==> flow/design.v <==
`timescale 1ns / 1ps
module ALU_microprocessor (
  input      [ 5:0]   alu_ctrl  ,
  input      [31:0]   in_1      ,
  input      [31:0]   in_2      ,
  input               alu_clk   ,
  output reg [31:0]   alu_rslt  ,
  output     [ 4:0]   alu_checks             
);
reg             N;                           
reg             Z;                           
reg             C;                           
reg             V;                           
reg             P;                           
always @(posedge alu_clk) begin
  case(alu_ctrl)
    5'd0 :  begin   
      {C,alu_rslt} = in_1 + in_2;            
      Z            = (alu_rslt==32'b0);
      N            = alu_rslt[31];
      V            = in_1[31]&&(in_2[31])&&(!alu_rslt[31]) || (!in_1[31])&&(!in_2[31])&&alu_rslt[31];
      P            = ^alu_rslt;
    end
    5'd1 :  begin   
      {C,alu_rslt} = in_1 + (-in_2);         
      C            = !C;
      Z            = (alu_rslt==32'b0);
      N            = alu_rslt[31];
      V            = in_1[31]&&(!in_2[31])&&(!alu_rslt[31]) || (!in_1[31])&&(in_2[31])&&alu_rslt[31];
      P            = ^alu_rslt;
    end
    5'd2 :  begin
      alu_rslt = in_1;                       
      Z        = (alu_rslt==32'b0);
      N        = alu_rslt[31];
      V        = 0;    
      C        = 0;
      P        = ^alu_rslt;
    end
     5'd3 :  begin
      alu_rslt = in_2;                       
      Z        = (alu_rslt==32'b0);
      N        = alu_rslt[31];
      V        = 0;    
      C        = 0;
      P        = ^alu_rslt;
    end
     5'd4 :  begin
      {C,alu_rslt} = in_1 + 1;               
      Z        = (alu_rslt==32'b0);
      N        = alu_rslt[31];
      V        = 0;
      P        = ^alu_rslt;    
    end
    5'd5 :  begin
      {C,alu_rslt} = in_2 + 1;               
      Z        = (alu_rslt==32'b0);
      N        = alu_rslt[31];
      V        = 0;   
      P        = ^alu_rslt; 
    end
    5'd6 :  begin
      alu_rslt = in_1 - 1;                   
      Z        = (alu_rslt==32'b0);
      N        = alu_rslt[31];
      V        = 0;    
      C        = alu_rslt[31];
      P        = ^alu_rslt;
    end
    5'd7 :  begin
      alu_rslt = in_2 - 1;                   
      Z        = (alu_rslt==32'b0);
      N        = alu_rslt[31];
      V        = 0;    
      C        = alu_rslt[31];
      P        = ^alu_rslt;
    end
    5'd8 :  begin   
      alu_rslt = in_1 & in_2;                
      Z        = (alu_rslt==32'b0);
      N        = alu_rslt[31];
      C        = 0;                          
      V        = 0;                          
      P        = ^alu_rslt;
    end
    5'd9 :  begin  
      alu_rslt = in_1 | in_2;                
      Z        = (alu_rslt==32'b0);
      N        = alu_rslt[31];
      V        = 0;                          
      C        = 0;                          
      P        = ^alu_rslt;
    end
    5'd10:  begin  
      alu_rslt = ~(in_1 & in_2);             
      Z        = (alu_rslt==32'b0);
      N        = alu_rslt[31];
      V        = 0;                          
      C        = 0;                          
      P        = ^alu_rslt;
    end
    5'd11:  begin  
      alu_rslt = ~(in_1 | in_2);             
      Z        = (alu_rslt==32'b0);
      N        = alu_rslt[31];
      V        = 0;                          
      C        = 0;                          
      P        = ^alu_rslt;
    end
    5'd12:  begin  
      alu_rslt = ~(in_1 ^ in_2);             
      Z        = (alu_rslt==32'b0);
      N        = alu_rslt[31];
      V        = 0;                          
      C        = 0;                          
      P        = ^alu_rslt;
    end
    5'd13:  begin  
      alu_rslt = in_1 ^ in_2;                
      Z        = (alu_rslt==32'b0);
      N        = alu_rslt[31];
      V        = 0;                          
      C        = 0;                          
      P        = ^alu_rslt;
    end
    5'd14:  begin  
      alu_rslt = ~in_1;                      
      Z        = (alu_rslt==32'b0);
      N        = alu_rslt[31];
      V        = 0;                          
      C        = 0;                          
      P        = ^alu_rslt;
    end
    5'd15:  begin  
      alu_rslt = ~in_2;                      
      Z        = (alu_rslt==32'b0);
      N        = alu_rslt[31];
      V        = 0;                          
      C        = 0;                          
      P        = ^alu_rslt;
    end
    5'd16:  begin
      alu_rslt = in_1 << 1;                  
      Z        = (alu_rslt==32'b0);
      N        = alu_rslt[31];
      V        = 0;                          
      C        = alu_rslt[31];
      P        = ^alu_rslt;
    end
    5'd17:  begin
      alu_rslt = in_2 << 1;                  
      Z        = (alu_rslt==32'b0);
      N        = alu_rslt[31];
      V        = 0;                          
      C        = alu_rslt[31];
      P        = ^alu_rslt;
    end
    5'd18:  begin
      alu_rslt = in_1 >> 1;                  
      Z        = (alu_rslt==32'b0);
      N        = alu_rslt[31];
      V        = 0;                          
      C        = alu_rslt[0];
      P        = ^alu_rslt;
    end
    5'd19:  begin
      alu_rslt = in_1 >> 1;                  
      Z        = (alu_rslt==32'b0);
      N        = alu_rslt[31];
      V        = 0;                          
      C        = alu_rslt[0];
      P        = ^alu_rslt;
    end
    5'd20:  begin
      alu_rslt = {in_1[30:0], in_1[31]};     
      Z        = (alu_rslt==32'b0);
      N        = 0;                          
      V        = 0;                          
      C        = 0;                          
      P        = ^alu_rslt;
    end
    5'd21:  begin
      alu_rslt = {in_2[30:0], in_2[31]};     
      Z        = (alu_rslt==32'b0);
      N        = 0;                          
      V        = 0;                          
      C        = 0;                          
      P        = ^alu_rslt;
    end
    5'd22:  begin
      alu_rslt = {in_1[0], in_1[31:1]};      
      Z        = (alu_rslt==32'b0);
      N        = 0;                          
      V        = 0;                          
      C        = 0;                          
      P        = ^alu_rslt;
    end
    5'd23:  begin
      alu_rslt = {in_2[0], in_2[31:1]};      
      Z        = (alu_rslt==32'b0);
      N        = 0;                          
      V        = 0;                          
      C        = 0;                          
      P        = ^alu_rslt;
    end
    default:  begin                          
      alu_rslt = 0; 
      {P,N,Z,C,V}= 5'b00100;                    
    end
  endcase  
end  
assign alu_checks = {P,V,Z,C,N};               
endmodule  
# From RTL to reports: ALU_microprocessor
# Tool output for the design above, in the order of the flow.
# Line numbers count from 1 in the design file above.
# A cell with -- has no value.
# inputs
design,ALU_microprocessor
clock,alu_clk
cell_library,sky130hd
lib_corner,tt_025C_1v80

# Elaborated design
# Source: Yosys, flattened and elaborated, memories not mapped. Widths are those after wreduce; folded enables and synchronous resets count as part of the registers. Registers that Yosys merges into a memory's read port (data or address) are not register bits. Print and check cells do not count.
# bits
output_inout_bits,37
elab_cells,111
register_bits,37
input_bits,71
# classes
n_reduce_logical,61
eq_ne,23
logic,8
n_mux,6
n_addsub,7
# ops
cell,n
zero test 32 bit,23
parallel mux 32 bit (select 23 bit),1
XOR reduction 32 bit,19
NOT 32 bit,5
adder 32 x 1 -> 33 bit with constant B,2
subtractor 32 x 1 -> 32 bit with constant B,2
equality test 6 x 4 -> 1 bit with constant B,8
equality test 6 x 5 -> 1 bit with constant B,8
adder 32 x 32 -> 33 bit,1
adder 32 x 33 -> 33 bit,1
negator 32 -> 33 bit,1
bitwise AND 32 bit,1
OR 32 bit,1
XOR 32 bit,1
equality test 6 x 3 -> 1 bit with constant B,4
parallel mux 1 bit (select 23 bit),1
parallel mux 1 bit (select 19 bit),1
parallel mux 1 bit (select 18 bit),1
equality test 6 x 2 -> 1 bit with constant B,2
parallel mux 1 bit (select 9 bit),1
logical AND 1 bit,8
OR reduction 3 bit,2
equality test 6 x 1 -> 1 bit with constant B,1
zero test 6 bit,1
zero test 1 bit,5
logical OR 1 bit,2
OR reduction 2 bit,1
parallel mux 1 bit (select 2 bit),1

# Logic depth
# Yosys ltp: most cells in a row. Word level: on the elaborated netlist, between registers, memories and ports. Mapped: between sequential cells and ports; inverters and the memories' decode and read muxes count.
# logic_depth
ltp_word,6
abc_area,1
depth_mapped,28
mapped_depth_nobuf,27

# Netlist
# Yosys stat after the flow's synthesis: flattened, memories mapped to cells. It holds for the ABC_AREA given above (unset counts as 0); a run with the other value may have another netlist.
# The area totals of this step are shown rounded.
# mapped
buf_cells,73
yosys_area_um2,22100
stdcells,3726
seqArea_um2,741
ff_cells,37
# types
cell_type,n,type_area_um2
sky130_fd_sc_hd__ha_1,437,5.47E+03
sky130_fd_sc_hd__nand2_1,1154,4.33E+03
sky130_fd_sc_hd__inv_1,440,1.65E+03
sky130_fd_sc_hd__xor2_1,164,1.44E+03
sky130_fd_sc_hd__nand3_1,257,1.29E+03
sky130_fd_sc_hd__nor2_1,314,1178.63
sky130_fd_sc_hd__xnor2_1,117,1.02E+03
sky130_fd_sc_hd__nand4_1,126,788.256
sky130_fd_sc_hd__dfxtp_1,37,740.71
sky130_fd_sc_hd__o22ai_1,102,638.112
sky130_fd_sc_hd__o21ai_0,99,495.475
sky130_fd_sc_hd__a21oi_1,98,490.47
sky130_fd_sc_hd__nor3_1,55,275.264
sky130_fd_sc_hd__buf_2,47,235.226
sky130_fd_sc_hd__nor4_1,29,181.424
sky130_fd_sc_hd__o2111ai_1,16,140.134
sky130_fd_sc_hd__a221oi_1,15,131.376
sky130_fd_sc_hd__nor2_4,11,123.869
# Not listed: further types 41, cells in them 208.

# Path before layout
# Source: OpenSTA report_checks on the synthesized netlist (no wires, ideal clock, input and output delay 20% of the period each), path of least setup slack; recovery checks are left aside. Register names are those of the netlist, which keeps one name where synthesis merged equal registers.
# synth_timing
kind,in2reg
from,input in_2[22]
to,register P
required_time_ps,6887
clock_period_ps,7000
input_delay_ps,1400
delay_ps,3046
arrival_time_ps,4333
launch_ps,1400
setup_time_ps,113
n_path_buf,2
path_slack_ps,2554
stages,27
synth_period_reached_ps,4446
# "delay_ps" is the arrival time less input delay plus setup time.
# "stages": output pins that drive a net of the path, with the launching flip-flop's if there is one; two outputs of one cell count as two.
# "synth_period_reached_ps" is the clock period less the worst setup slack; recovery checks do not enter. This is arithmetic on one report: input and output delays are still those of the set period (20% each).
# Between the ends stands the longest chain of elaborated cells between them, by number of cells; it is not shown to be the way that was timed. Of several equally long chains one is given.
# Each line given opens the expression or statement behind the cell; cells for indexed reads and writes are added by Yosys, which also makes memories of some case tables.
# At most two assigning lines are given for a register; there are more.
# synth_between
path_cell_list,sky130_fd_sc_hd__clkbuf_1 > sky130_fd_sc_hd__inv_1 > sky130_fd_sc_hd__ha_1 > sky130_fd_sc_hd__buf_2 > sky130_fd_sc_hd__a21oi_1 > sky130_fd_sc_hd__inv_1 > sky130_fd_sc_hd__nor2_1 > sky130_fd_sc_hd__inv_1 > sky130_fd_sc_hd__a21oi_1 > sky130_fd_sc_hd__inv_1 > sky130_fd_sc_hd__a21oi_1 > sky130_fd_sc_hd__nand2_1 > sky130_fd_sc_hd__nand2_1 > sky130_fd_sc_hd__nand2_2 > sky130_fd_sc_hd__ha_1 > sky130_fd_sc_hd__xnor2_1 > sky130_fd_sc_hd__nand2_1 > sky130_fd_sc_hd__nand2_1 > sky130_fd_sc_hd__nand2_1 > sky130_fd_sc_hd__nand2_1 > sky130_fd_sc_hd__nand3_1 > sky130_fd_sc_hd__nand3_1 > sky130_fd_sc_hd__nand3_1 > sky130_fd_sc_hd__nor2_1 > sky130_fd_sc_hd__nand2_1 > sky130_fd_sc_hd__nor2_1 > sky130_fd_sc_hd__nand2_1
elab_chain_len,4
cone_cells,26
cone_classes,add/sub (5); mux (1); logic (7); reduce/logical (13)
# synth_rtl
item,line_no,rtl
"start, declared",5,"input      [31:0]   in_2      ,"
negator 32 -> 33 bit,25,"{C,alu_rslt} = in_1 + (-in_2);"
adder 32 x 33 -> 33 bit,25,
XOR reduction 32 bit,30,P            = ^alu_rslt;
parallel mux 1 bit (select 19 bit),16,case(alu_ctrl)
"end, assigned",22,P            = ^alu_rslt;
"end, assigned",30,
"end, declared",14,reg             P;

# Timing after layout
# From the final timing report of flow run 1: the path of least setup slack in the routed layout; clock arrival at registers is part of the times.
# The report prints the path's times to 10 ps; the period is as set.
# layout_timing
kind,in2reg
from,input in_2[6]
to,register P
n_path_buf,1
clock_period_ps,12100
arrival_time_ps,9220
required_time_ps,12300
setup_time_ps,150
input_delay_ps,2420
launch_ps,2420
path_slack_ps,3080
stages,27
# Between the ends stands the longest chain of elaborated cells between them, by number of cells; it is not shown to be the way that was timed. Of several equally long chains one is given.
# At most two assigning lines are given for a register; there are more.
# layout_between
path_cell_list,sky130_fd_sc_hd__clkdlybuf4s50_1 > sky130_fd_sc_hd__inv_1 > sky130_fd_sc_hd__ha_1 > sky130_fd_sc_hd__inv_1 > sky130_fd_sc_hd__o21ai_0 > sky130_fd_sc_hd__a21oi_1 > sky130_fd_sc_hd__nand2_1 > sky130_fd_sc_hd__nand2_1 > sky130_fd_sc_hd__nand2_1 > sky130_fd_sc_hd__nand2_1 > sky130_fd_sc_hd__nand2_1 > sky130_fd_sc_hd__nand2_1 > sky130_fd_sc_hd__nand3_1 > sky130_fd_sc_hd__nand2_1 > sky130_fd_sc_hd__ha_1 > sky130_fd_sc_hd__xnor2_1 > sky130_fd_sc_hd__nand2_1 > sky130_fd_sc_hd__nand2_1 > sky130_fd_sc_hd__nand2_1 > sky130_fd_sc_hd__nand2_1 > sky130_fd_sc_hd__nand2_1 > sky130_fd_sc_hd__nand3_1 > sky130_fd_sc_hd__nand3_1 > sky130_fd_sc_hd__nor2_1 > sky130_fd_sc_hd__nand2_1 > sky130_fd_sc_hd__nor2_1 > sky130_fd_sc_hd__nand2_1
elab_chain_len,4
cone_cells,26
cone_classes,add/sub (5); mux (1); logic (7); reduce/logical (13)
# layout_rtl
item,line_no,rtl
"start, declared",5,"input      [31:0]   in_2      ,"
negator 32 -> 33 bit,25,"{C,alu_rslt} = in_1 + (-in_2);"
adder 32 x 33 -> 33 bit,25,
XOR reduction 32 bit,30,P            = ^alu_rslt;
parallel mux 1 bit (select 19 bit),16,case(alu_ctrl)
"end, assigned",22,P            = ^alu_rslt;
"end, assigned",30,
"end, declared",14,reg             P;

# Stored flow runs of ALU_microprocessor (5 of them; Yosys, OpenROAD, sky130hd). They differ in their settings and are not a sequence. Constraints: input delay and output delay 20% of the set period each, output load 0.01 pF.
# "achieved_period_ps" = clock period - worst setup slack. The figure is calculated, with input and output delays left at 20% of the set period.
# "timing.worst_path_ps" = time allowed to the worst setup path (clock period - input delay - output delay, where it has them) - its slack; a late launch clock adds to it, a late capture clock takes from it.
# By "design_power_mw" is meant OpenSTA's value without simulated activity: inputs other than the clock are taken to toggle once in ten clock periods, and the tool carries that through the logic.
# "timing.worst_path_ps" is known to 10 ps.
# The results are shown rounded.
# Settings: . = not set for that run.
# A result given as . is not shown for that run.
run,ABC_AREA,CELL_PAD_IN_SITES_DETAIL_PLACEMENT,CELL_PAD_IN_SITES_GLOBAL_PLACEMENT,CORE_MARGIN,CORE_UTILIZATION,CTS_CLUSTER_SIZE,GPL_ROUTABILITY_DRIVEN,GPL_TIMING_DRIVEN,HOLD_SLACK_MARGIN,MAX_ROUTING_LAYER,TNS_END_PERCENT,period_ns,CAP_MARGIN,SLEW_MARGIN,CTS_CLUSTER_DIAMETER,PLACE_DENSITY_LB_ADDON,SETUP_SLACK_MARGIN,MIN_ROUTING_LAYER,CORE_ASPECT_RATIO,setup_ws_ps,tns_ps,post_synth_area_um2,achieved_period_ps,final_stdcell_area_um2,fin_util_frac,timing.worst_path_ps,worst_path_kind,final_die_area_um2,design_power_mw,fin_hold_ws_ps
flow run 1,1,0,3,3,26,93,0,0,0.22,met4,80,12.1,20,20,.,.,.,.,.,3080,0,22100,9019,24800,0.295,6600,in2reg,88500,1.90,3170
flow run 2,0,.,.,2,36,53,.,.,.,.,60,12.4,20,20,40,0.22,2.19,.,.,3680,0,18100,8724,20000,0.401,6240,in2reg,52000,1.84,2840
flow run 3,0,.,.,2,34,.,1,.,.,.,.,5.56,20,20,82,0.18,1.11,met2,.,.,.,.,.,.,.,.,.,.,.,.
flow run 4,1,0,3,3,40,93,0,.,0.22,met4,80,7.0,20,20,.,.,.,.,.,.,.,.,.,.,.,.,.,.,.,.
flow run 5,.,1,3,3,54,59,0,0,-0.08,met5,.,7.0,15,35,55,0.05,.,.,1.73,.,.,.,.,.,.,.,.,.,.,.
# Flow run 3: no results, routing failed with GRT-0116
# Flow run 4: no results, placement failed with GPL-0301
# Flow run 5: no results, placement failed with FLW-0024
